==> flow/design.v <==
module system_bus
	#(parameter DATA_WIDTH = 8, 
	parameter ADDR_WIDTH = 14, 
	parameter NO_OF_MASTER = 4, 
	parameter NO_OF_SLAVE = 8,
	parameter [NO_OF_SLAVE*ADDR_WIDTH-1:0] SLAVE_BASE_ADDR = {14'd10, 14'd20, 14'd30, 14'd40, 14'd50, 14'd60, 14'd70, 14'd80}, 
	parameter [NO_OF_SLAVE*ADDR_WIDTH-1:0] SLAVE_END_ADDR = {14'd19, 14'd29, 14'd39, 14'd49, 14'd59, 14'd69, 14'd79, 14'd89}
	) 
	(
	input clk,
	input reset_n,
	input [ADDR_WIDTH*NO_OF_MASTER-1:0]  addr_avm, 
	output [DATA_WIDTH*NO_OF_MASTER-1:0]  readdata_avm,
	input [DATA_WIDTH*NO_OF_MASTER-1:0]  writedata_avm, 
	input [NO_OF_MASTER-1:0]  readen_avm,
	input [NO_OF_MASTER-1:0]  writeen_avm,
	output [NO_OF_MASTER-1:0]  readvalid_avm,
	output [NO_OF_MASTER-1:0]  writevalid_avm,
	input [NO_OF_MASTER-1:0]  waitrequest_avm,
	input [4*NO_OF_MASTER-1:0]priority_no,
	output [ADDR_WIDTH*NO_OF_SLAVE-1:0]  addr_avs,
	input [DATA_WIDTH*NO_OF_SLAVE-1:0]  readdata_avs,
	output [DATA_WIDTH*NO_OF_SLAVE-1:0]  writedata_avs,
	output [NO_OF_SLAVE-1:0]  readen_avs,
	output [NO_OF_SLAVE-1:0]  writeen_avs,
	input [NO_OF_SLAVE-1:0]  readvalid_avs,
	input [NO_OF_SLAVE-1:0]  writevalid_avs,
	output reg [NO_OF_SLAVE-1:0]  waitrequest_avs
	);
	reg [NO_OF_MASTER-1:0] readen_avm_last, writeen_avm_last, readen_avm_reg, writeen_avm_reg;
	reg [NO_OF_MASTER-1:0]  readvalid_avm_reg, readvalid_avm_reg_out, writevalid_avm_reg_out;
	reg [DATA_WIDTH-1:0]  readdata_avm_reg [NO_OF_MASTER-1:0];
	reg [7:0] readvalid_avs_last, writevalid_avs_last;
	reg [DATA_WIDTH-1:0]  readdata_avs_reg [NO_OF_SLAVE-1:0];
	reg [NO_OF_SLAVE-1:0] readvalid_avs_reg;
	reg [NO_OF_SLAVE-1:0] writevalid_avs_reg;
	wire [NO_OF_SLAVE:0] readvalid_avs_reg_x = {1'b0, readvalid_avs_reg};
	wire [NO_OF_SLAVE:0] writevalid_avs_reg_x = {1'b0, writevalid_avs_reg};
	reg [ADDR_WIDTH-1:0] addr_avs_reg [NO_OF_SLAVE-1:0];
	reg [DATA_WIDTH-1:0]  writedata_avs_reg [NO_OF_SLAVE-1:0];
	reg [NO_OF_SLAVE-1:0]  readen_avs_reg, writeen_avs_reg, readen_avs_reg_out, writeen_avs_reg_out;
	wire [ADDR_WIDTH-1:0] addr_avm_wire [NO_OF_MASTER-1:0];
	wire [DATA_WIDTH-1:0] writedata_avm_wire [NO_OF_MASTER-1:0];
	wire [3:0] priority_wire [NO_OF_MASTER-1:0];
	wire [4*NO_OF_MASTER-1:0] priority_no_with_active;
	reg [7:0] free_slaves;
	reg [3:0] last_state_stage_1_2;
	reg [1:0] master_slave_mux_master;
	reg [7:0] slave_master_demux_slave;
	reg [3:0] counter_s_p_master [NO_OF_MASTER-1:0];
	reg [3:0] value_s_p_master [NO_OF_MASTER-1:0];
	reg [7:0] slave_en_flag;
	reg [4:0] s_p_conversion_counter;
	reg [4:0] s_p_conversion_value;
	reg [3:0] s_p_conversion_counter_4;
	reg [3:0] s_p_conversion_value_4;
	reg stage_2_state;
	reg stage_4_state;
	reg [DATA_WIDTH + 2 - 1:0] shift_reg_slave;
	reg [DATA_WIDTH + ADDR_WIDTH + 2-1:0] shift_reg_master;
	reg [3:0] master_enable;
	reg [7:0] last_state_stage_3_4;
	reg [7:0] last_state_stage_3_4_single;
	reg [7:0] slave_active_stage_3;
	wire [31:0] slave_master_priority;
	wire [31:0] slave_master_priority_with_active;
	wire [3:0] master_enable_wire;
	wire m2s_serial_bus,s2m_serial_bus;
	wire [7:0] master_corresponding_slave [3:0];
	wire [3:0] master_active_stage_1;
	reg [3:0] mux_demux_slave_corresponding_master [7:0] ;
	reg [1:0] mux_demux_slave_corresponding_master_2bit [7:0] ;
	reg [2:0] master_corresponding_slave_3bit [NO_OF_MASTER-1:0];
	reg [4:0] counter_s_p_slave [NO_OF_SLAVE-1:0];
	reg [4:0] value_s_p_slave [NO_OF_SLAVE-1:0];
	reg [1:0] state_master_interface [NO_OF_MASTER-1:0];
	reg [1:0] state_slave_interface [NO_OF_SLAVE-1:0];
	reg [7:0] slave_master_mux_slave;
	reg [3:0] slave_master_mux_slave_3b;
	reg [3:0] slave_master_mux_slave_3b_tem;
	reg [3:0] master_releaser_stage;
	reg [7:0] slave_releaser_stage;
	assign master_active_stage_1=(readen_avm_reg | writeen_avm_reg) & (~last_state_stage_1_2) & (~{((master_corresponding_slave[3] & free_slaves) == 8'b0),((master_corresponding_slave[2] & free_slaves) == 8'b0),((master_corresponding_slave[1] & free_slaves) == 8'b0),((master_corresponding_slave[0] & free_slaves) == 8'b0)});
	assign slave_master_priority={priority_wire[mux_demux_slave_corresponding_master_2bit[7]],priority_wire[mux_demux_slave_corresponding_master_2bit[6]],priority_wire[mux_demux_slave_corresponding_master_2bit[5]],priority_wire[mux_demux_slave_corresponding_master_2bit[4]],priority_wire[mux_demux_slave_corresponding_master_2bit[3]],priority_wire[mux_demux_slave_corresponding_master_2bit[2]],priority_wire[mux_demux_slave_corresponding_master_2bit[1]],priority_wire[mux_demux_slave_corresponding_master_2bit[0]]};
	assign readen_avs = readen_avs_reg_out;
	assign writeen_avs = writeen_avs_reg_out;
	assign readvalid_avm=readvalid_avm_reg_out;
	assign writevalid_avm=writevalid_avm_reg_out;
	assign master_enable_wire=master_enable;
	assign m2s_serial_bus=shift_reg_master[DATA_WIDTH + ADDR_WIDTH + 1];
	assign s2m_serial_bus=shift_reg_slave[DATA_WIDTH + 1];
	genvar i, j, k;
	generate
		for ( i=0;i<NO_OF_MASTER;i=i+1)  
			begin : VECTORIZE_INTERFACE_SIGNALS
				assign priority_wire[i]=priority_no[i*4+3:i*4];
				assign addr_avm_wire[i]=addr_avm[(i+1)*ADDR_WIDTH-1:i*ADDR_WIDTH];
				assign writedata_avm_wire[i]=writedata_avm[(i+1)*DATA_WIDTH-1:i*DATA_WIDTH];
			end
		for ( k=0;k<NO_OF_MASTER;k=k+1)  
			begin : ADDRESS_DECODING_0  
				for ( i=0;i<NO_OF_SLAVE;i=i+1)
					begin : ADDRESS_DECODING_1
						assign master_corresponding_slave[k][i]=(addr_avm[ADDR_WIDTH*k-1+ADDR_WIDTH:ADDR_WIDTH*k] >= SLAVE_BASE_ADDR[(i+1)*ADDR_WIDTH-1:i*ADDR_WIDTH])? ((addr_avm[ADDR_WIDTH*k-1+ADDR_WIDTH:ADDR_WIDTH*k] <= SLAVE_END_ADDR[(i+1)*ADDR_WIDTH-1:i*ADDR_WIDTH])? 1'b1:1'b0):1'b0 ;
					end
			end
		for ( i=0;i<NO_OF_MASTER;i=i+1)  
			begin : BIT_CONVERSION_8_3
				always @(*)
					begin
						case(master_corresponding_slave[i])
							8'b00000001:
								begin
									master_corresponding_slave_3bit[i]=3'b000;
								end
							8'b00000010:
								begin
									master_corresponding_slave_3bit[i]=3'b001;
								end
							8'b00000100:
								begin
									master_corresponding_slave_3bit[i]=3'b010;
								end
							8'b00001000:
								begin
									master_corresponding_slave_3bit[i]=3'b011;
								end
							8'b00010000:
								begin
									master_corresponding_slave_3bit[i]=3'b100;
								end
							8'b00100000:
								begin
									master_corresponding_slave_3bit[i]=3'b101;
								end
							8'b01000000:
								begin
									master_corresponding_slave_3bit[i]=3'b110;
								end
							8'b10000000:
								begin
									master_corresponding_slave_3bit[i]=3'b111;
								end
							default:
								begin
									master_corresponding_slave_3bit[i]=3'b00;
								end
						endcase
					end
			end
		for ( i=0;i<NO_OF_MASTER;i=i+1)  
			begin : IDENTIFY_MASTER_REQUEST_DECTING_WITH_EDGE
				always @(posedge clk or negedge reset_n)
					if (~reset_n)
						begin
							readen_avm_reg[i]<=1'b0;
							writeen_avm_reg[i]<=1'b0;
						end
					else
					begin
						case({((~readen_avm_last[i]) & readen_avm[i]), master_releaser_stage[i]})
							2'b10,2'b11:
								begin
									readen_avm_reg[i]<=1'b1;
								end
							2'b01:
								begin
									readen_avm_reg[i]<=1'b0;
								end
							2'b00:
								begin
									readen_avm_reg[i]<=readen_avm_reg[i];
								end
							default:
								begin
									readen_avm_reg[i]<=1'b0;
								end
						endcase
						case({((~writeen_avm_last[i]) & writeen_avm[i]), master_releaser_stage[i]})
							2'b10,2'b11:
								begin
									writeen_avm_reg[i]<=1'b1;
								end
							2'b01:
								begin
									writeen_avm_reg[i]<=1'b0;
								end
							2'b00:
								begin
									writeen_avm_reg[i]<=writeen_avm_reg[i];
								end
							default:
								begin
									writeen_avm_reg[i]<=1'b0;
								end
						endcase
					end
			end
		for ( i=0;i<NO_OF_SLAVE;i=i+1)  
			begin : BIT_CONVERSION_4_2
				always @(*)
					begin
						case(mux_demux_slave_corresponding_master[i])
							4'b0001:
								begin
									mux_demux_slave_corresponding_master_2bit[i]=2'b00;
								end
							4'b0010:
								begin
									mux_demux_slave_corresponding_master_2bit[i]=2'b01;
								end
							4'b0100:
								begin
									mux_demux_slave_corresponding_master_2bit[i]=2'b10;
								end
							4'b1000:
								begin
									mux_demux_slave_corresponding_master_2bit[i]=2'b11;
								end
							default:
								begin
									mux_demux_slave_corresponding_master_2bit[i]=2'b00;
								end
						endcase
					end
			end
		for ( i=0;i<NO_OF_MASTER;i=i+1)  
			begin : DETECT_MASTER_REQUESTS_WITH_PRIORITY
				assign priority_no_with_active[i*4]=priority_no[i*4] & master_active_stage_1[i];
				assign priority_no_with_active[i*4+1]=priority_no[i*4+1] & master_active_stage_1[i];
				assign priority_no_with_active[i*4+2]=priority_no[i*4+2] & master_active_stage_1[i];
				assign priority_no_with_active[i*4+3]=priority_no[i*4+3] & master_active_stage_1[i];
			end
		for ( i=0;i<NO_OF_SLAVE;i=i+1)  
			begin : DETECT_SLAVE_READY_WITH_PRIORITY
				assign slave_master_priority_with_active[i*4]=slave_master_priority[i*4] & slave_active_stage_3[i];
				assign slave_master_priority_with_active[i*4+1]=slave_master_priority[i*4+1] & slave_active_stage_3[i];
				assign slave_master_priority_with_active[i*4+2]=slave_master_priority[i*4+2] & slave_active_stage_3[i];
				assign slave_master_priority_with_active[i*4+3]=slave_master_priority[i*4+3] & slave_active_stage_3[i];
			end
		for (i=0;i<NO_OF_SLAVE;i=i+1)  
			begin : SAMPLE_DATA_FROM_SLAVE_INTERFACE
				assign writedata_avs[(i+1)*DATA_WIDTH-1:i*DATA_WIDTH] = writedata_avs_reg[i];
				assign addr_avs[(i+1)*ADDR_WIDTH-1:i*ADDR_WIDTH]=addr_avs_reg[i]-SLAVE_BASE_ADDR[i];
				always @(posedge clk or negedge reset_n)	
					begin
						if (~reset_n)
							begin
								readvalid_avs_reg[i]<=1'b0;
								writevalid_avs_reg[i]<=1'b0;
								readdata_avs_reg[i]<=8'b0;
								waitrequest_avs[i]<=1'b0;
							end
						else	
							begin
								case ({(readvalid_avs[i] & (~readvalid_avs_last[i])),(writevalid_avs[i] & (~writevalid_avs_last[i]))})
									2'b11:
										begin
											readvalid_avs_reg[i]<=readvalid_avs[i];
											writevalid_avs_reg[i]<=writevalid_avs[i];
											readdata_avs_reg[i]<=readdata_avs[i*8+7:i*8];
											waitrequest_avs[i]<=1'b1;
										end
									2'b10:
										begin
											readvalid_avs_reg[i]<=readvalid_avs[i];
											writevalid_avs_reg[i]<=writevalid_avs[i];
											readdata_avs_reg[i]<=readdata_avs[i*8+7:i*8];
											waitrequest_avs[i]<=1'b1;
										end
									2'b01:
										begin
											readvalid_avs_reg[i]<=readvalid_avs[i];
											writevalid_avs_reg[i]<=writevalid_avs[i];
											readdata_avs_reg[i]<=readdata_avs_reg[i];
											waitrequest_avs[i]<=1'b1;
										end
									2'b00:
										begin
											readvalid_avs_reg[i]<=readvalid_avs_reg[i];
											writevalid_avs_reg[i]<=writevalid_avs_reg[i];
											readdata_avs_reg[i]<=readdata_avs_reg[i];
											waitrequest_avs[i]<=1'b0;
										end
									default:
										begin
											readvalid_avs_reg[i]<=1'b0;
											writevalid_avs_reg[i]<=1'b0;
											readdata_avs_reg[i]<=8'b0;
											waitrequest_avs[i]<=1'b0;
										end
								endcase
							end
					end
			end
		for (j=0;j<NO_OF_SLAVE;j=j+1)  
			begin : SERIAL_TO_PARALLEL_CONVERSION_AT_SLAVE_INTERFACES
				always @(posedge clk or negedge reset_n) 
					begin
						if(~reset_n)
							begin
								counter_s_p_slave[j]<=5'b0;
								value_s_p_slave[j]<=5'b0;	
								state_slave_interface[j]<=2'b0;
								writeen_avs_reg[j] <= 1'b0;
								readen_avs_reg[j] <= 1'b0;
								addr_avs_reg[j]<={ADDR_WIDTH{1'b0}};
								writedata_avs_reg[j]<=8'b0;
								writeen_avs_reg_out[j]<=1'b0;
								readen_avs_reg_out[j] <=1'b0;
							end
						else	
							begin
								case(state_slave_interface[j])
									2'b0:
										begin
											writeen_avs_reg[j] <= writeen_avs_reg[j];
											counter_s_p_slave[j]<=5'b0;
											writedata_avs_reg[j]<=writedata_avs_reg[j];
											addr_avs_reg[j]<=addr_avs_reg[j];
											value_s_p_slave[j]<=value_s_p_slave[j];
											if (slave_en_flag[j])
												begin
													state_slave_interface[j] <=2'b1;
													readen_avs_reg[j] <= m2s_serial_bus;
												end
											else
												begin
													state_slave_interface[j] <=2'b0;
													readen_avs_reg[j] <= 1'b0;
												end
											if (writeen_avs_reg_out[j] & writevalid_avs[j])
												begin
													writeen_avs_reg_out[j]<=1'b0;
												end
											else
												begin
													writeen_avs_reg_out[j]<=writeen_avs_reg_out[j];
												end
											if (readen_avs_reg_out[j] & readvalid_avs[j])
												begin
													readen_avs_reg_out[j] <=1'b0;
												end
											else
												begin
													readen_avs_reg_out[j] <=readen_avs_reg_out[j];
												end		
										end
									2'b01:
										begin
											writeen_avs_reg[j] <= m2s_serial_bus;
											readen_avs_reg[j] <= readen_avs_reg[j];			
											counter_s_p_slave[j]<=5'b0;
											state_slave_interface[j] <=2'b10;			
											writedata_avs_reg[j]<=writedata_avs_reg[j];
											addr_avs_reg[j]<=addr_avs_reg[j];			
											if(readen_avs_reg[j])
												begin
													value_s_p_slave[j]<=ADDR_WIDTH-1'b1;
												end
											else
												begin
													value_s_p_slave[j]<=ADDR_WIDTH+DATA_WIDTH-1'b1;
												end
											if (writeen_avs_reg_out[j] & writevalid_avs[j])
												begin
													writeen_avs_reg_out[j]<=1'b0;
												end
											else
												begin
													writeen_avs_reg_out[j]<=writeen_avs_reg_out[j];
												end
											if (readen_avs_reg_out[j] & readvalid_avs[j])
												begin
													readen_avs_reg_out[j] <=1'b0;
												end
											else
												begin
													readen_avs_reg_out[j] <=readen_avs_reg_out[j];
												end
										end
									2'b10:
										begin
											writeen_avs_reg[j] <= writeen_avs_reg[j];
											readen_avs_reg[j] <= readen_avs_reg[j];
											value_s_p_slave[j]<=value_s_p_slave[j];
											writedata_avs_reg[j]<={writedata_avs_reg[j],addr_avs_reg[j][ADDR_WIDTH-1]};			
											addr_avs_reg[j]<={addr_avs_reg[j],m2s_serial_bus};			
										if(value_s_p_slave[j] == counter_s_p_slave[j] )
											begin
												counter_s_p_slave[j]<=5'd0;
												writeen_avs_reg_out[j]<=writeen_avs_reg[j];
												readen_avs_reg_out[j] <= readen_avs_reg[j];
												state_slave_interface[j] <=2'b0;
											end
										else			
											begin
												counter_s_p_slave[j]<=counter_s_p_slave[j]+5'd1;
												writeen_avs_reg_out[j]<=writeen_avs_reg_out[j];
												readen_avs_reg_out[j] <=readen_avs_reg_out[j];
												state_slave_interface[j] <=2'b10;
											end					
										end
									default:
										begin
											counter_s_p_slave[j]<=5'b0;
											value_s_p_slave[j]<=5'b0;	
											state_slave_interface[j]<=2'b0;
											writeen_avs_reg[j] <= 1'b0;
											readen_avs_reg[j] <= 1'b0;
											addr_avs_reg[j]<={ADDR_WIDTH{1'b0}};
											writedata_avs_reg[j]<=8'b0;
											writeen_avs_reg_out[j]<=1'b0;
											readen_avs_reg_out[j] <=1'b0;
										end		
								endcase
							end
					end
		end
		for (j=0;j<NO_OF_MASTER;j=j+1) 
			begin : SERIAL_TO_PARALLEL_CONVERSION_AT_MASTER_INTERFACES
				assign readdata_avm[(j+1)*DATA_WIDTH-1:j*DATA_WIDTH]=readdata_avm_reg[j];
				always @(posedge clk or negedge reset_n) 
					begin
						if(~reset_n)
							begin
								counter_s_p_master[j]<=4'b0;
								value_s_p_master[j]<=4'b0;	
								state_master_interface[j]<=2'b0;
								readdata_avm_reg[j] <= 8'b0;
								readvalid_avm_reg[j] <= 1'b0;
								readvalid_avm_reg_out[j] <= 1'b0;
								writevalid_avm_reg_out[j] <= 1'b0;
							end
						else	
							begin
								case(state_master_interface[j])
									2'b0:
										begin
											counter_s_p_master[j]<=4'b0;
											value_s_p_master[j]<=value_s_p_master[j];
											readdata_avm_reg[j] <= readdata_avm_reg[j];
											if (master_enable_wire[j])
												begin
													state_master_interface[j] <=2'b1;
												end
											else
												begin
													state_master_interface[j] <=2'b0;
												end
											casex({master_enable_wire[j],(readen_avm[j] | writeen_avm[j] | waitrequest_avm[j])})
												2'b1x:
													begin
														readvalid_avm_reg[j] <= s2m_serial_bus;
														readvalid_avm_reg_out[j] <= 1'b0;
														writevalid_avm_reg_out[j] <= 1'b0;
													end
												2'b01:
													begin
														readvalid_avm_reg[j] <= readvalid_avm_reg[j];
														readvalid_avm_reg_out[j] <= readvalid_avm_reg_out[j];
														writevalid_avm_reg_out[j] <= writevalid_avm_reg_out[j];
													end
												2'b00:
													begin
														readvalid_avm_reg[j] <= 1'b0;
														readvalid_avm_reg_out[j] <= 1'b0;
														writevalid_avm_reg_out[j] <= 1'b0;
													end
												default:
													begin
														readvalid_avm_reg[j] <= 1'b0;
														readvalid_avm_reg_out[j] <= 1'b0;
														writevalid_avm_reg_out[j] <= 1'b0;
													end
											endcase
										end
									2'b01:
										begin
											counter_s_p_master[j]<=4'b0;
											readvalid_avm_reg[j] <= readvalid_avm_reg[j];
											if(readvalid_avm_reg[j])
												begin
													value_s_p_master[j]<=DATA_WIDTH-1'b1;
													state_master_interface[j] <=2'b10;
													writevalid_avm_reg_out[j] <= s2m_serial_bus;
												end
											else													
												begin
													value_s_p_master[j]<=4'd0;
													state_master_interface[j] <=2'b0;
													writevalid_avm_reg_out[j] <= s2m_serial_bus;
												end
											readvalid_avm_reg_out[j] <= 1'b0;
											readdata_avm_reg[j] <= readdata_avm_reg[j];
										end
									2'b10:
										begin
											value_s_p_master[j]<=value_s_p_master[j];
											readvalid_avm_reg[j] <= readvalid_avm_reg[j];
											readdata_avm_reg[j] <= {readdata_avm_reg[j],s2m_serial_bus}; 
											writevalid_avm_reg_out[j] <= 1'b0;
											if(value_s_p_master[j] == counter_s_p_master[j] )
												begin
													counter_s_p_master[j]<=4'd0;
													readvalid_avm_reg_out[j] <= readvalid_avm_reg[j];
													state_master_interface[j] <=2'b0;
												end
											else
												begin
													counter_s_p_master[j]<=counter_s_p_master[j]+4'd1;
													readvalid_avm_reg_out[j] <= 1'b0;
													state_master_interface[j] <=2'b10;
												end	
										end
									default:
										begin
											readdata_avm_reg[j] <= 8'b0;
											counter_s_p_master[j]<=4'b0;
											value_s_p_master[j]<=4'b0;	
											state_master_interface[j]<=2'b0;
											readvalid_avm_reg[j] <= 1'b0;
											readvalid_avm_reg_out[j] <= 1'b0;
											writevalid_avm_reg_out[j] <= 1'b0;
										end
								endcase
							end
					end
		end
	endgenerate
	always @(posedge clk or negedge reset_n)
		begin
			if(~reset_n)
				begin
					readvalid_avs_last<=8'b0;
					writevalid_avs_last<=8'b0;
					readen_avm_last<=8'b0;
					writeen_avm_last<=8'b0;
				end
			else
				begin
					readvalid_avs_last<=readvalid_avs;
					writevalid_avs_last<=writevalid_avs;
					readen_avm_last<=readen_avm;
					writeen_avm_last<=writeen_avm;
				end
		end
	always @(posedge clk or negedge reset_n) 
		begin
			if (~reset_n)
				begin
					master_slave_mux_master <=2'b0;
					slave_master_demux_slave<=8'b0;
					mux_demux_slave_corresponding_master[0] <= 4'b0;
					mux_demux_slave_corresponding_master[1] <= 4'b0;
					mux_demux_slave_corresponding_master[2] <= 4'b0;
					mux_demux_slave_corresponding_master[3] <= 4'b0;
					mux_demux_slave_corresponding_master[4] <= 4'b0;
					mux_demux_slave_corresponding_master[5] <= 4'b0;
					mux_demux_slave_corresponding_master[6] <= 4'b0;
					mux_demux_slave_corresponding_master[7] <= 4'b0;
				end
			else
				begin      
					casex({priority_no_with_active}) 
						16'b1000xxxxxxxxxxxx:
							begin
								master_slave_mux_master <=2'b11;
								slave_master_demux_slave<=master_corresponding_slave[3];
								mux_demux_slave_corresponding_master[master_corresponding_slave_3bit[3]] <= 4'b1000; 
							end
						16'b0xxx1000xxxxxxxx:
							begin
								master_slave_mux_master <=2'b10;
								slave_master_demux_slave<=master_corresponding_slave[2];
								mux_demux_slave_corresponding_master[master_corresponding_slave_3bit[2]] <= 4'b0100;
							end
						16'b0xxx0xxx1000xxxx:
							begin
								master_slave_mux_master <=2'b01;
								slave_master_demux_slave<=master_corresponding_slave[1];
								mux_demux_slave_corresponding_master[master_corresponding_slave_3bit[1]] <= 4'b0010;
							end
						16'b0xxx0xxx0xxx1000:
							begin
								master_slave_mux_master <=2'b0;
								slave_master_demux_slave<=master_corresponding_slave[0];
								mux_demux_slave_corresponding_master[master_corresponding_slave_3bit[0]] <= 4'b0001;
							end
						16'b01000xxx0xxx0xxx:
							begin
								master_slave_mux_master <=2'b11;
								slave_master_demux_slave<=master_corresponding_slave[3];
								mux_demux_slave_corresponding_master[master_corresponding_slave_3bit[3]] <= 4'b1000;
							end
						16'b00xx01000xxx0xxx:
							begin
								master_slave_mux_master <=2'b10;
								slave_master_demux_slave<=master_corresponding_slave[2];
								mux_demux_slave_corresponding_master[master_corresponding_slave_3bit[2]] <= 4'b0100;
							end
						16'b00xx00xx01000xxx:
							begin
								master_slave_mux_master <=2'b01;
								slave_master_demux_slave<=master_corresponding_slave[1];
								mux_demux_slave_corresponding_master[master_corresponding_slave_3bit[1]] <= 4'b0010;
							end
						16'b00xx00xx00xx0100:
							begin
								master_slave_mux_master <=2'b0;
								slave_master_demux_slave<=master_corresponding_slave[0];
								mux_demux_slave_corresponding_master[master_corresponding_slave_3bit[0]] <= 4'b0001;
							end
						16'b001000xx00xx00xx:
							begin
								master_slave_mux_master <=2'b11;
								slave_master_demux_slave<=master_corresponding_slave[3];
								mux_demux_slave_corresponding_master[master_corresponding_slave_3bit[3]] <= 4'b1000;
							end
						16'b000x001000xx00xx:
							begin
								master_slave_mux_master <=2'b10;
								slave_master_demux_slave<=master_corresponding_slave[2];
								mux_demux_slave_corresponding_master[master_corresponding_slave_3bit[2]] <= 4'b0100;
							end
						16'b000x000x001000xx:
							begin
								master_slave_mux_master <=2'b01;
								slave_master_demux_slave<=master_corresponding_slave[1];
								mux_demux_slave_corresponding_master[master_corresponding_slave_3bit[1]] <= 4'b0010;
							end
						16'b000x000x000x0010:
							begin
								master_slave_mux_master <=2'b0;
								slave_master_demux_slave<=master_corresponding_slave[0];
								mux_demux_slave_corresponding_master[master_corresponding_slave_3bit[0]] <= 4'b0001;
							end
						16'b0001000x000x000x:
							begin
								master_slave_mux_master <=2'b11;
								slave_master_demux_slave<=master_corresponding_slave[3];
								mux_demux_slave_corresponding_master[master_corresponding_slave_3bit[3]] <= 4'b1000;
							end
						16'b00000001000x000x:
							begin
								master_slave_mux_master <=2'b10;
								slave_master_demux_slave<=master_corresponding_slave[2];
								mux_demux_slave_corresponding_master[master_corresponding_slave_3bit[2]] <= 4'b0100;
							end
						16'b000000000001000x:
							begin
								master_slave_mux_master <=2'b01;  
								slave_master_demux_slave<=master_corresponding_slave[1];
								mux_demux_slave_corresponding_master[master_corresponding_slave_3bit[1]] <= 4'b0010;
							end
						16'b0000000000000001:
							begin
								master_slave_mux_master <=2'b0;
								slave_master_demux_slave<=master_corresponding_slave[0];
								mux_demux_slave_corresponding_master[master_corresponding_slave_3bit[0]] <= 4'b0001;
							end
						default:
							begin
								master_slave_mux_master <=2'b0;
								slave_master_demux_slave<=8'b0;
							end
					endcase
				end
		end
	always @(posedge clk or negedge reset_n) 
		begin
			if(~reset_n)
				begin
					slave_en_flag <= 8'b0;
					s_p_conversion_counter <= 5'b0;
					s_p_conversion_value<=5'b0;
					shift_reg_master<={(DATA_WIDTH+ADDR_WIDTH+2){1'b0}};
					last_state_stage_1_2<=4'b0;
					stage_2_state<=1'b0;
					free_slaves<=8'hff;
				end
			else
				begin
					case(stage_2_state)
						1'b0:  
							begin
								s_p_conversion_counter <= 5'b0;
								if (writeen_avm[master_slave_mux_master])
									begin
										s_p_conversion_value <= DATA_WIDTH+ADDR_WIDTH+1'b1; 
										shift_reg_master <= {readen_avm[master_slave_mux_master],writeen_avm[master_slave_mux_master] ,writedata_avm_wire[master_slave_mux_master], addr_avm_wire[master_slave_mux_master]};
									end
								else
									begin
										s_p_conversion_value <= ADDR_WIDTH+1'b1;
										shift_reg_master <= {readen_avm[master_slave_mux_master],writeen_avm[master_slave_mux_master] , addr_avm_wire[master_slave_mux_master], {DATA_WIDTH{1'b0}}};
									end
								if(slave_master_demux_slave!=8'b0)  
									begin 
										slave_en_flag <= slave_master_demux_slave;
										last_state_stage_1_2 <= (last_state_stage_1_2 ^ master_releaser_stage) | (1'b1 << master_slave_mux_master);
										stage_2_state <= 1'b1;
										free_slaves <= ((free_slaves|slave_releaser_stage) ^ slave_master_demux_slave);
									end
								else
									begin
										slave_en_flag<=8'b0;
										stage_2_state <= stage_2_state;
										last_state_stage_1_2 <= (last_state_stage_1_2 ^ master_releaser_stage);
										free_slaves <=(free_slaves|slave_releaser_stage);
									end
							end
						1'b1:
							begin
								s_p_conversion_value<=s_p_conversion_value;  
								slave_en_flag<=8'b0;
								last_state_stage_1_2 <= (last_state_stage_1_2 ^ master_releaser_stage);
								free_slaves<=(free_slaves|slave_releaser_stage);
								shift_reg_master<= {shift_reg_master[DATA_WIDTH+ADDR_WIDTH:0],1'b0};
								if(s_p_conversion_counter == s_p_conversion_value)
									begin
										stage_2_state <= 1'b0;
										s_p_conversion_counter <= 5'b0;
									end
								else
									begin
										stage_2_state <= stage_2_state;
										s_p_conversion_counter <= s_p_conversion_counter + 5'b1;
									end
							end
						default:
							begin
								slave_en_flag <= 8'b0;
								s_p_conversion_counter <= 5'b0;
								s_p_conversion_value<=5'b0;
								shift_reg_master<={(DATA_WIDTH+ADDR_WIDTH+2){1'b0}};
								last_state_stage_1_2<=4'b0;
								stage_2_state<=1'b0;
								free_slaves<=8'hff;
							end
					endcase
				end
		end
	always @(posedge clk or negedge reset_n)
		begin 
			if (~reset_n)
				begin
					slave_active_stage_3<=8'b0;
				end
			else
				begin
					slave_active_stage_3<=(slave_active_stage_3|(((~readvalid_avs_last) & readvalid_avs) |  ((~writevalid_avs_last) & writevalid_avs))) & (~last_state_stage_3_4);
				end
		end
	always @(posedge clk or negedge reset_n) 
		begin
			if (~reset_n)
				begin
					slave_master_mux_slave<=8'b0;
					slave_master_mux_slave_3b <= 4'b0;
				end
			else
				begin          
					if ((slave_master_priority_with_active & 32'b11110000000000000000000000000000) == 32'b10000000000000000000000000000000)
						begin
							slave_master_mux_slave<=8'b10000000; slave_master_mux_slave_3b <= 4'b111;
						end
					else if ((slave_master_priority_with_active & 32'b10001111000000000000000000000000) == 32'b00001000000000000000000000000000)
						begin
							slave_master_mux_slave<=8'b01000000; slave_master_mux_slave_3b <= 4'b110;
						end
					else if ((slave_master_priority_with_active & 32'b10001000111100000000000000000000) == 32'b00000000100000000000000000000000)
						begin
							slave_master_mux_slave<=8'b00100000; slave_master_mux_slave_3b <= 4'b101;
						end
					else if ((slave_master_priority_with_active & 32'b10001000100011110000000000000000) == 32'b00000000000010000000000000000000)
						begin
							slave_master_mux_slave<=8'b00010000; slave_master_mux_slave_3b <= 4'b100;
						end
					else if ((slave_master_priority_with_active & 32'b10001000100010001111000000000000) == 32'b00000000000000001000000000000000)
						begin
							slave_master_mux_slave<=8'b00001000; slave_master_mux_slave_3b <= 4'b011;
						end
					else if ((slave_master_priority_with_active & 32'b10001000100010001000111100000000) == 32'b00000000000000000000100000000000)
						begin
							slave_master_mux_slave<=8'b00000100; slave_master_mux_slave_3b <= 4'b010;
						end
					else if ((slave_master_priority_with_active & 32'b10001000100010001000100011110000) == 32'b00000000000000000000000010000000)
						begin
							slave_master_mux_slave<=8'b00000010; slave_master_mux_slave_3b <= 4'b001;
						end
					else if ((slave_master_priority_with_active & 32'b10001000100010001000100010001111) == 32'b00000000000000000000000000001000)
						begin
							slave_master_mux_slave<=8'b00000001; slave_master_mux_slave_3b <= 4'b000;
						end
					else if ((slave_master_priority_with_active & 32'b11111000100010001000100010001000) == 32'b01000000000000000000000000000000)
						begin
							slave_master_mux_slave<=8'b10000000; slave_master_mux_slave_3b <= 4'b111;
						end
					else if ((slave_master_priority_with_active & 32'b11001111100010001000100010001000) == 32'b00000100000000000000000000000000)
						begin
							slave_master_mux_slave<=8'b01000000; slave_master_mux_slave_3b <= 4'b110;
						end
					else if ((slave_master_priority_with_active & 32'b11001100111110001000100010001000) == 32'b00000000010000000000000000000000)
						begin
							slave_master_mux_slave<=8'b00100000; slave_master_mux_slave_3b <= 4'b101;
						end
					else if ((slave_master_priority_with_active & 32'b11001100110011111000100010001000) == 32'b00000000000001000000000000000000)
						begin
							slave_master_mux_slave<=8'b00010000; slave_master_mux_slave_3b <= 4'b100;
						end
					else if ((slave_master_priority_with_active & 32'b11001100110011001111100010001000) == 32'b00000000000000000100000000000000)
						begin
							slave_master_mux_slave<=8'b00001000; slave_master_mux_slave_3b <= 4'b011;
						end
					else if ((slave_master_priority_with_active & 32'b11001100110011001100111110001000) == 32'b00000000000000000000010000000000)
						begin
							slave_master_mux_slave<=8'b00000100; slave_master_mux_slave_3b <= 4'b010;
						end
					else if ((slave_master_priority_with_active & 32'b11001100110011001100110011111000) == 32'b00000000000000000000000001000000)
						begin
							slave_master_mux_slave<=8'b00000010; slave_master_mux_slave_3b <= 4'b001;
						end
					else if ((slave_master_priority_with_active & 32'b11001100110011001100110011001111) == 32'b00000000000000000000000000000100)
						begin
							slave_master_mux_slave<=8'b00000001; slave_master_mux_slave_3b <= 4'b000;
						end
					else if ((slave_master_priority_with_active & 32'b11111100110011001100110011001100) == 32'b00100000000000000000000000000000)
						begin
							slave_master_mux_slave<=8'b10000000; slave_master_mux_slave_3b <= 4'b111;
						end
					else if ((slave_master_priority_with_active & 32'b11101111110011001100110011001100) == 32'b00000010000000000000000000000000)
						begin
							slave_master_mux_slave<=8'b01000000; slave_master_mux_slave_3b <= 4'b110;
						end
					else if ((slave_master_priority_with_active & 32'b11101110111111001100110011001100) == 32'b00000000001000000000000000000000)
						begin
							slave_master_mux_slave<=8'b00100000; slave_master_mux_slave_3b <= 4'b101;
						end
					else if ((slave_master_priority_with_active & 32'b11101110111011111100110011001100) == 32'b00000000000000100000000000000000)
						begin
							slave_master_mux_slave<=8'b00010000; slave_master_mux_slave_3b <= 4'b100;
						end
					else if ((slave_master_priority_with_active & 32'b11101110111011101111110011001100) == 32'b00000000000000000010000000000000)
						begin
							slave_master_mux_slave<=8'b00001000; slave_master_mux_slave_3b <= 4'b011;
						end
					else if ((slave_master_priority_with_active & 32'b11101110111011101110111111001100) == 32'b00000000000000000000001000000000)
						begin
							slave_master_mux_slave<=8'b00000100; slave_master_mux_slave_3b <= 4'b010;
						end
					else if ((slave_master_priority_with_active & 32'b11101110111011101110111011111100) == 32'b00000000000000000000000000100000)
						begin
							slave_master_mux_slave<=8'b00000010; slave_master_mux_slave_3b <= 4'b001;
						end
					else if ((slave_master_priority_with_active & 32'b11101110111011101110111011101111) == 32'b00000000000000000000000000000010)
						begin
							slave_master_mux_slave<=8'b00000001; slave_master_mux_slave_3b <= 4'b000;
						end
					else if ((slave_master_priority_with_active & 32'b11111110111011101110111011101110) == 32'b00010000000000000000000000000000)
						begin
							slave_master_mux_slave<=8'b10000000; slave_master_mux_slave_3b <= 4'b111;
						end
					else if ((slave_master_priority_with_active & 32'b11111111111011101110111011101110) == 32'b00000001000000000000000000000000)
						begin
							slave_master_mux_slave<=8'b01000000; slave_master_mux_slave_3b <= 4'b110;
						end
					else if ((slave_master_priority_with_active & 32'b11111111111111101110111011101110) == 32'b00000000000100000000000000000000)
						begin
							slave_master_mux_slave<=8'b00100000; slave_master_mux_slave_3b <= 4'b101;
						end
					else if ((slave_master_priority_with_active & 32'b11111111111111111110111011101110) == 32'b00000000000000010000000000000000)
						begin
							slave_master_mux_slave<=8'b00010000; slave_master_mux_slave_3b <= 4'b100;
						end
					else if ((slave_master_priority_with_active & 32'b11111111111111111111111011101110) == 32'b00000000000000000001000000000000)
						begin
							slave_master_mux_slave<=8'b00001000; slave_master_mux_slave_3b <= 4'b011;
						end
					else if ((slave_master_priority_with_active & 32'b11111111111111111111111111101110) == 32'b00000000000000000000000100000000)
						begin
							slave_master_mux_slave<=8'b00000100; slave_master_mux_slave_3b <= 4'b010;
						end
					else if ((slave_master_priority_with_active & 32'b11111111111111111111111111111110) == 32'b00000000000000000000000000010000)
						begin
							slave_master_mux_slave<=8'b00000010; slave_master_mux_slave_3b <= 4'b001;
						end
					else if ((slave_master_priority_with_active & 32'b11111111111111111111111111111111) == 32'b00000000000000000000000000000001)
						begin
							slave_master_mux_slave<=8'b00000001; slave_master_mux_slave_3b <= 4'b000;
						end
					else
						begin
							slave_master_mux_slave<=8'b0; slave_master_mux_slave_3b <= 4'b1000;
						end
				end
		end
	always @(posedge clk or negedge reset_n) 
		begin
			if(!reset_n)
				begin
					s_p_conversion_counter_4 <= 4'b0;
					s_p_conversion_value_4 <= 4'b0;
					stage_4_state <= 1'b0;
					shift_reg_slave <= {(DATA_WIDTH + 2){1'b0}}; 
					last_state_stage_3_4<=8'b0;
					last_state_stage_3_4_single<=8'b0;
					master_enable<=4'b0;
					slave_master_mux_slave_3b_tem<=4'b0;
				end
			else
				begin
					case(stage_4_state)
						1'b0:
							begin
								last_state_stage_3_4_single<=8'b0;
								s_p_conversion_counter_4 <= 4'b0;
								if (readvalid_avs_reg_x[slave_master_mux_slave_3b])
									begin
										shift_reg_slave <= {readvalid_avs_reg_x[slave_master_mux_slave_3b], writevalid_avs_reg_x[slave_master_mux_slave_3b], readdata_avs_reg[slave_master_mux_slave_3b]};
										s_p_conversion_value_4 <= DATA_WIDTH+1'b1;
									end
								else
									begin
										shift_reg_slave <= {readvalid_avs_reg_x[slave_master_mux_slave_3b], writevalid_avs_reg_x[slave_master_mux_slave_3b],{DATA_WIDTH{1'b0}}};
										s_p_conversion_value_4 <= 4'd1;
									end
								if(slave_master_mux_slave!=8'b0)
									begin
										stage_4_state <= 1'b1;
										last_state_stage_3_4<=(last_state_stage_3_4^slave_releaser_stage)| (1'b1 << slave_master_mux_slave_3b);
										master_enable<=mux_demux_slave_corresponding_master[slave_master_mux_slave_3b];
									end
								else
									begin
										stage_4_state <= stage_4_state;
										last_state_stage_3_4<=(last_state_stage_3_4^slave_releaser_stage);
										master_enable<=4'b0;
									end
								slave_master_mux_slave_3b_tem<=slave_master_mux_slave_3b;
							end
						1'b1:
							begin
								slave_master_mux_slave_3b_tem<=slave_master_mux_slave_3b_tem;
								master_enable<=4'b0;
								shift_reg_slave[DATA_WIDTH + 1:0] <= {shift_reg_slave[DATA_WIDTH:0],1'b0};
								last_state_stage_3_4<=(last_state_stage_3_4^slave_releaser_stage);
								if(s_p_conversion_counter_4 == s_p_conversion_value_4)
									begin
										stage_4_state <= 1'b0;
										s_p_conversion_counter_4 <= 4'b0;
										last_state_stage_3_4_single<=(1'b1 << slave_master_mux_slave_3b_tem);
									end
								else
									begin
										stage_4_state <= stage_4_state;
										s_p_conversion_counter_4 <= s_p_conversion_counter_4 + 4'b1;
										last_state_stage_3_4_single<=8'b0;
									end
							end
					endcase
				end
		end
		always @(posedge clk or negedge reset_n)  
			begin
				if (~reset_n)
					begin
						master_releaser_stage<=4'b0;
						slave_releaser_stage<=8'b0;
					end
				else
					begin
						case(last_state_stage_3_4_single)
							8'b10000000:
								begin
									master_releaser_stage<=mux_demux_slave_corresponding_master[7];
									slave_releaser_stage<=8'b10000000;
								end
							8'b01000000:
								begin
									master_releaser_stage<=mux_demux_slave_corresponding_master[6];
									slave_releaser_stage<=8'b01000000;
								end
							8'b00100000:
								begin
									master_releaser_stage<=mux_demux_slave_corresponding_master[5];
									slave_releaser_stage<=8'b00100000;
								end
							8'b00010000:
								begin
									master_releaser_stage<=mux_demux_slave_corresponding_master[4];
									slave_releaser_stage<=8'b00010000;
								end
							8'b00001000:
								begin
									master_releaser_stage<=mux_demux_slave_corresponding_master[3];
									slave_releaser_stage<=8'b00001000;
								end
							8'b00000100:
								begin
									master_releaser_stage<=mux_demux_slave_corresponding_master[2];
									slave_releaser_stage<=8'b00000100;
								end
							8'b00000010:
								begin
									master_releaser_stage<=mux_demux_slave_corresponding_master[1];
									slave_releaser_stage<=8'b00000010;
								end
							8'b00000001:
								begin
									master_releaser_stage<=mux_demux_slave_corresponding_master[0];
									slave_releaser_stage<=8'b00000001;
								end
							default:
								begin
									master_releaser_stage<=4'b0;
									slave_releaser_stage<=8'b0;
								end
						endcase		
					end
			end
endmodule
# Step by step through the tools: system_bus
# Tool output for the design above before and after an edit, in the order of the flow.
# Lines under "orig" count in the file above, lines under "edited" in the edited file.
# "change" is "edited" less "orig", of the values as shown.
# Operators: Yosys type, input widths -> output width; for muxes data width and select width s.
# Library cell names are shortened.
# Not given: --
[setup]
top = "system_bus"
clock = "clk"
cell_library = "sky130hd"
lib_corner = "tt_025C_1v80"

# The edit
# Unified diff, file above to edited file.
# A script made this edit. It changes what the design does and was not meant as an optimisation.
# begin of diff
@@ -955,5 +955,5 @@
 									begin
 										stage_4_state <= stage_4_state;
-										s_p_conversion_counter_4 <= s_p_conversion_counter_4 + 4'b1;
+										s_p_conversion_counter_4 <= s_p_conversion_counter_4 ^ 4'b1;
 										last_state_stage_3_4_single<=8'b0;
 									end
# end of diff

# Word level
# Source: Yosys, flattened and elaborated. Widths are those after wreduce. Registers that Yosys merges into a memory's read port (data or address) are not register bits. Print and check cells do not count. Equal cells are merged and count once.
[op_classes]
columns = ["item", "orig", "edited", "change"]
rows = [
  ["compare", 64, 64, 0],
  ["n_shift", 7, 7, 0],
  ["mux", 470, 470, 0],
  ["add_sub_neg", 16, 15, -1],
  ["eq_ne", 320, 321, 1],
  ["reduce_logical", 157, 157, 0],
  ["n_logic", 149, 150, 1],
]
[op_table]
columns = ["op", "orig", "edited", "change"]
rows = [
  ["$ne 2x1->1 const B", 48, 49, 1],
  ["$not 1->1", 30, 31, 1],
  ["$add 4x1->4 const B", 5, 4, -1],
]
# Unchanged operator kinds not shown: 115.
[word_totals]
columns = ["item", "orig", "edited", "change"]
rows = [
  ["reg_bits", 680, 680, 0],
  ["inputBits", 198, 198, 0],
]

# Logic depth
# Yosys ltp: most cells in a row. Word level: on the elaborated netlist, between registers, memories and ports. Mapped: between sequential cells and ports; inverters and the memories' decode and read muxes count.
[depth]
columns = ["item", "orig", "edited", "change"]
rows = [
  ["ltp_word", 38, 38, 0],
  ["abc_area", "0", "0", "--"],
  ["ltp_mapped", 15, 12, -3],
]

# Synthesis result
# Source: synth_stat.txt of the flow (Yosys; design flattened, memories mapped). It holds for the ABC_AREA given above (unset counts as 0); a run with the other value may have another netlist.
[types]
columns = ["cell", "orig", "edited", "change"]
rows = [
  ["nor2_1", 223, 199, -24],
  ["nand3_1", 265, 250, -15],
  ["o31ai_1", 20, 33, 13],
  ["a222oi_1", 18, 7, -11],
  ["and3_1", 16, 5, -11],
  ["o21ai_0", 172, 181, 9],
  ["nand4_1", 20, 12, -8],
  ["inv_1", 92, 85, -7],
  ["a22o_1", 48, 55, 7],
  ["o22ai_1", 21, 14, -7],
  ["a221oi_1", 14, 7, -7],
  ["or3b_1", 7, 0, -7],
  ["nor2b_1", 55, 49, -6],
  ["a221o_1", 8, 2, -6],
  ["clkbuf_8", 0, 6, 6],
  ["xor2_1", 64, 59, -5],
  ["and2_1", 29, 24, -5],
  ["a31o_2", 6, 1, -5],
]
# Unchanged cell types not shown: 18.
# Not every row of either side is listed.
[synth_totals]
columns = ["item", "orig", "edited", "change"]
rows = [
  ["ffs", 660, 657, -3],
  ["synth_area_mm2", 0.0318843, 0.0322597, 0.0003754],
  ["cell_count", 3423, 3403, -20],
  ["n_buf", 183, 200, 17],
]

# Path before layout
# Source: OpenSTA report_checks on the synthesized netlist (no wires, ideal clock, input and output delay 20% of the period each), path of least setup slack; recovery checks are left aside. Register names are those of the netlist, which keeps one name where synthesis merged equal registers.
[synth_path]
columns = ["item", "orig", "edited", "change"]
rows = [
  ["kind", "input -> register", "input -> register", "--"],
  ["from", "input addr_avm[45]", "input addr_avm[29]", "--"],
  ["to", "register mux_demux_slave_corresponding_master[3][2]", "register mux_demux_slave_corresponding_master[2][0]", "--"],
  ["slack_ps", 2757, 2846, 89],
  ["arrival_time_ps", 4118, 4026, -92],
  ["required_time_ps", 6875, 6872, -3],
  ["driving_pins", 12, 12, 0],
  ["n_path_buf", 1, 2, 1],
  ["t_first_pin_ps", 1400, 1400, 0],
  ["path_delay_ps", 2843, 2754, -89],
  ["in_delay_ps", 1400, 1400, 0],
  ["tclk_ps", 7000, 7000, 0],
  ["setup_time_ps", 125, 128, 3],
  ["period_less_setup_slack_ps", 4243, 4154, -89],
]
# "path_delay_ps" is the arrival time less input delay plus setup time.
# "driving_pins": output pins that drive a net of the path, with the launching flip-flop's if there is one; two outputs of one cell count as two.
# "period_less_setup_slack_ps" is the clock period less the worst setup slack; recovery checks do not enter. This is arithmetic on one report: input and output delays are still those of the set period (20% each).
# The rows between start and end are the longest chain of elaborated cells between them; the timing report does not say that the signal goes this way. Where chains are equally long, one stands for them.
# A line is the first line of the expression or statement that the cell stems from. Yosys adds cells for indexed reads and writes and turns some case tables into memories.
# A register here has more assigning lines than the two given.
[synth_via_orig]
path_cell_list = "buf_6 -> and3_4 -> a22o_1 -> a32o_1 -> a211o_1 -> and2_4 -> and4_1 -> nor4_2 -> nor3_2 -> a41o_1 -> a221oi_4 -> mux2_4"
elab_chain_len = 12
[synth_lines_orig]
columns = ["item", "line", "text"]
rows = [
  ["start, declared", 12, "input [ADDR_WIDTH*NO_OF_MASTER-1:0] addr_avm,"],
  ["$le 14x7->1", 104, "assign master_corresponding_slave[k][i]=(addr_avm[ADDR_WIDTH*k-1+ADDR_WIDTH:ADDR_WIDTH*k] >= SLAVE_BASE_ADDR[( ..."],
  ["$mux 1 x2", 104, ""],
  ["$and 8x8->8", 83, "assign master_active_stage_1=(readen_avm_reg | writeen_avm_reg) & (~last_state_stage_1_2) & (~{((master_corres ..."],
  ["$logic_not 8->1", 83, ""],
  ["$not 4->4", 83, ""],
  ["$and 4x4->4", 83, ""],
  ["$and 1x1->1", 229, "assign priority_no_with_active[i*4]=priority_no[i*4] & master_active_stage_1[i];"],
  ["$eq 16x1->1", 565, "casex({priority_no_with_active})"],
  ["$reduce_or 4->1", "--", ""],
  ["$ne 2x1->1", "--", ""],
  ["$reduce_and 5->1", "--", ""],
  ["end, assigned", 557, "mux_demux_slave_corresponding_master[3] <= 4'b0;"],
  ["end, assigned", 570, "mux_demux_slave_corresponding_master[master_corresponding_slave_3bit[3]] <= 4'b1000;"],
  ["end, declared", 71, "reg [3:0] mux_demux_slave_corresponding_master [7:0] ;"],
]
[synth_via_edited]
path_cell_list = "buf_2 -> or4b_1 -> a21o_1 -> a21oi_1 -> nand2b_2 -> nor2_1 -> o311a_1 -> a32oi_1 -> o22ai_2 -> buf_6 -> a211oi_4 -> mux2_1"
elab_chain_len = 12
[synth_lines_edited]
columns = ["item", "line", "text"]
rows = [
  ["start, declared", 12, "input [ADDR_WIDTH*NO_OF_MASTER-1:0] addr_avm,"],
  ["$le 14x7->1", 104, "assign master_corresponding_slave[k][i]=(addr_avm[ADDR_WIDTH*k-1+ADDR_WIDTH:ADDR_WIDTH*k] >= SLAVE_BASE_ADDR[( ..."],
  ["$mux 1 x2", 104, ""],
  ["$and 8x8->8", 83, "assign master_active_stage_1=(readen_avm_reg | writeen_avm_reg) & (~last_state_stage_1_2) & (~{((master_corres ..."],
  ["$logic_not 8->1", 83, ""],
  ["$not 4->4", 83, ""],
  ["$and 4x4->4", 83, ""],
  ["$and 1x1->1", 229, "assign priority_no_with_active[i*4]=priority_no[i*4] & master_active_stage_1[i];"],
  ["$eq 16x1->1", 565, "casex({priority_no_with_active})"],
  ["$reduce_or 4->1", "--", ""],
  ["$ne 2x1->1", "--", ""],
  ["$reduce_and 5->1", "--", ""],
  ["end, assigned", 556, "mux_demux_slave_corresponding_master[2] <= 4'b0;"],
  ["end, assigned", 570, "mux_demux_slave_corresponding_master[master_corresponding_slave_3bit[3]] <= 4'b1000;"],
  ["end, declared", 71, "reg [3:0] mux_demux_slave_corresponding_master [7:0] ;"],
]

# Worst path after layout
# Path of least setup slack in the final report of the runs of pair A (OpenROAD, finished layout, wires in). Where an end is a register, its clock arrival counts in the times.
# The path's times are printed in steps of 10 ps; the period is the one set.
[layout_path]
columns = ["item", "orig", "edited", "change"]
rows = [
  ["kind", "input -> register", "input -> register", "--"],
  ["from", "input addr_avm[10]", "input addr_avm[17]", "--"],
  ["to", "register mux_demux_slave_corresponding_master[2][3]", "register mux_demux_slave_corresponding_master[5][1]", "--"],
  ["required_time_ps", 5730, 5660, -70],
  ["n_path_buf", 1, 2, 1],
  ["t_first_pin_ps", 1040, 1040, 0],
  ["slack_ps", 760, 820, 60],
  ["in_delay_ps", 1040, 1040, 0],
  ["arrival_time_ps", 4970, 4840, -130],
  ["tclk_ps", 5190, 5190, 0],
  ["driving_pins", 12, 12, 0],
  ["setup_time_ps", 60, 110, 50],
]
# The rows between start and end are the longest chain of elaborated cells between them; the timing report does not say that the signal goes this way. Where chains are equally long, one stands for them.
# A register here has more assigning lines than the two given.
[layout_via_orig]
path_cell_list = "clkdlybuf4s50_1 -> nor4_1 -> nand2_1 -> nor2_1 -> a311oi_1 -> a21boi_0 -> nor2_1 -> a21oi_1 -> o22ai_1 -> and2_1 -> nor4_2 -> a21o_1"
elab_chain_len = 12
[layout_lines_orig]
columns = ["item", "line", "text"]
rows = [
  ["start, declared", 12, "input [ADDR_WIDTH*NO_OF_MASTER-1:0] addr_avm,"],
  ["$le 14x7->1", 104, "assign master_corresponding_slave[k][i]=(addr_avm[ADDR_WIDTH*k-1+ADDR_WIDTH:ADDR_WIDTH*k] >= SLAVE_BASE_ADDR[( ..."],
  ["$mux 1 x2", 104, ""],
  ["$and 8x8->8", 83, "assign master_active_stage_1=(readen_avm_reg | writeen_avm_reg) & (~last_state_stage_1_2) & (~{((master_corres ..."],
  ["$logic_not 8->1", 83, ""],
  ["$not 4->4", 83, ""],
  ["$and 4x4->4", 83, ""],
  ["$and 1x1->1", 229, "assign priority_no_with_active[i*4]=priority_no[i*4] & master_active_stage_1[i];"],
  ["$eq 16x1->1", 565, "casex({priority_no_with_active})"],
  ["$reduce_or 4->1", "--", ""],
  ["$ne 2x1->1", "--", ""],
  ["$reduce_and 5->1", "--", ""],
  ["end, assigned", 556, "mux_demux_slave_corresponding_master[2] <= 4'b0;"],
  ["end, assigned", 570, "mux_demux_slave_corresponding_master[master_corresponding_slave_3bit[3]] <= 4'b1000;"],
  ["end, declared", 71, "reg [3:0] mux_demux_slave_corresponding_master [7:0] ;"],
]
[layout_via_edited]
path_cell_list = "clkdlybuf4s50_1 -> a21oi_1 -> mux2_2 -> a221oi_2 -> a31oi_2 -> o21ai_1 -> a21boi_0 -> a32oi_2 -> buf_4 -> or2_2 -> o221a_2 -> mux2_4"
elab_chain_len = 12
[layout_lines_edited]
columns = ["item", "line", "text"]
rows = [
  ["start, declared", 12, "input [ADDR_WIDTH*NO_OF_MASTER-1:0] addr_avm,"],
  ["$le 14x7->1", 104, "assign master_corresponding_slave[k][i]=(addr_avm[ADDR_WIDTH*k-1+ADDR_WIDTH:ADDR_WIDTH*k] >= SLAVE_BASE_ADDR[( ..."],
  ["$mux 1 x2", 104, ""],
  ["$and 8x8->8", 83, "assign master_active_stage_1=(readen_avm_reg | writeen_avm_reg) & (~last_state_stage_1_2) & (~{((master_corres ..."],
  ["$logic_not 8->1", 83, ""],
  ["$not 4->4", 83, ""],
  ["$and 4x4->4", 83, ""],
  ["$and 1x1->1", 229, "assign priority_no_with_active[i*4]=priority_no[i*4] & master_active_stage_1[i];"],
  ["$eq 16x1->1", 565, "casex({priority_no_with_active})"],
  ["$reduce_or 4->1", "--", ""],
  ["$ne 2x1->1", "--", ""],
  ["$reduce_and 5->1", "--", ""],
  ["end, assigned", 559, "mux_demux_slave_corresponding_master[5] <= 4'b0;"],
  ["end, assigned", 570, "mux_demux_slave_corresponding_master[master_corresponding_slave_3bit[3]] <= 4'b1000;"],
  ["end, declared", 71, "reg [3:0] mux_demux_slave_corresponding_master [7:0] ;"],
]

# Measured runs
# Runs of the flow (Yosys, OpenROAD) on both versions; the two runs of a pair have the same settings. The constraints put input and output delay at 20% of the set period each and load the outputs with 0.01 pF.
[settings_pair_A]
CORE_UTILIZATION = 40
PLACE_DENSITY = 0.6
period_ns = 5.19
CAP_MARGIN = 20
CORE_MARGIN = 2
SLEW_MARGIN = 20
[results_pair_A]
columns = ["item", "orig", "edited", "change"]
rows = [
  ["layout_utilization_frac", 0.504, 0.498, -0.006],
  ["layout_stdcell_area_mm2", 0.0398219, 0.0398908, 0.0000689],
  ["total_power_uw", 13399, 12898, -501],
  ["achieved_clock_period_ps", 4426, 4367, -59],
  ["hold_worst_slack_ps", 411, 418, 7],
  ["setup_tns_ps", 0, 0, 0],
  ["setup_worst_slack_ps", 764, 823, 59],
  ["ys_area_mm2", 0.0318843, 0.0322597, 0.0003754],
  ["final_die_area_mm2", 0.0819849, 0.0829382, 0.0009533],
]
[settings_pair_B]
CAP_MARGIN = 20
CELL_PAD_IN_SITES_GLOBAL_PLACEMENT = 2
CORE_ASPECT_RATIO = 1.05
CORE_UTILIZATION = 24
CTS_CLUSTER_DIAMETER = 340
CTS_CLUSTER_SIZE = 43
GPL_ROUTABILITY_DRIVEN = 1
HOLD_SLACK_MARGIN = 0.17
MIN_ROUTING_LAYER = "met1"
PLACE_DENSITY = 0.57
SETUP_SLACK_MARGIN = 0.04
period_ns = 4.07
CORE_MARGIN = 2
SLEW_MARGIN = 20
[results_pair_B]
columns = ["item", "orig", "edited", "change"]
rows = [
  ["layout_utilization_frac", 0.308, 0.304, -0.004],
  ["layout_stdcell_area_mm2", 0.0407941, 0.0405501, -0.0002440],
  ["total_power_uw", 13712, 13440, -272],
  ["achieved_clock_period_ps", 3922, 3714, -208],
  ["setup_tns_ps", 0, 0, 0],
  ["setup_worst_slack_ps", 148, 356, 208],
  ["ys_area_mm2", 0.0318843, 0.0322597, 0.0003754],
  ["final_die_area_mm2", 0.135785, 0.137364, 0.001579],
]
# "achieved_clock_period_ps": clock period set for the run, less the worst setup slack. It is reckoned from that one timing run; input and output delays stay at 20% of the period that was set.
# "total_power_uw": no workload was simulated; the value follows from the tool's default switching activity.
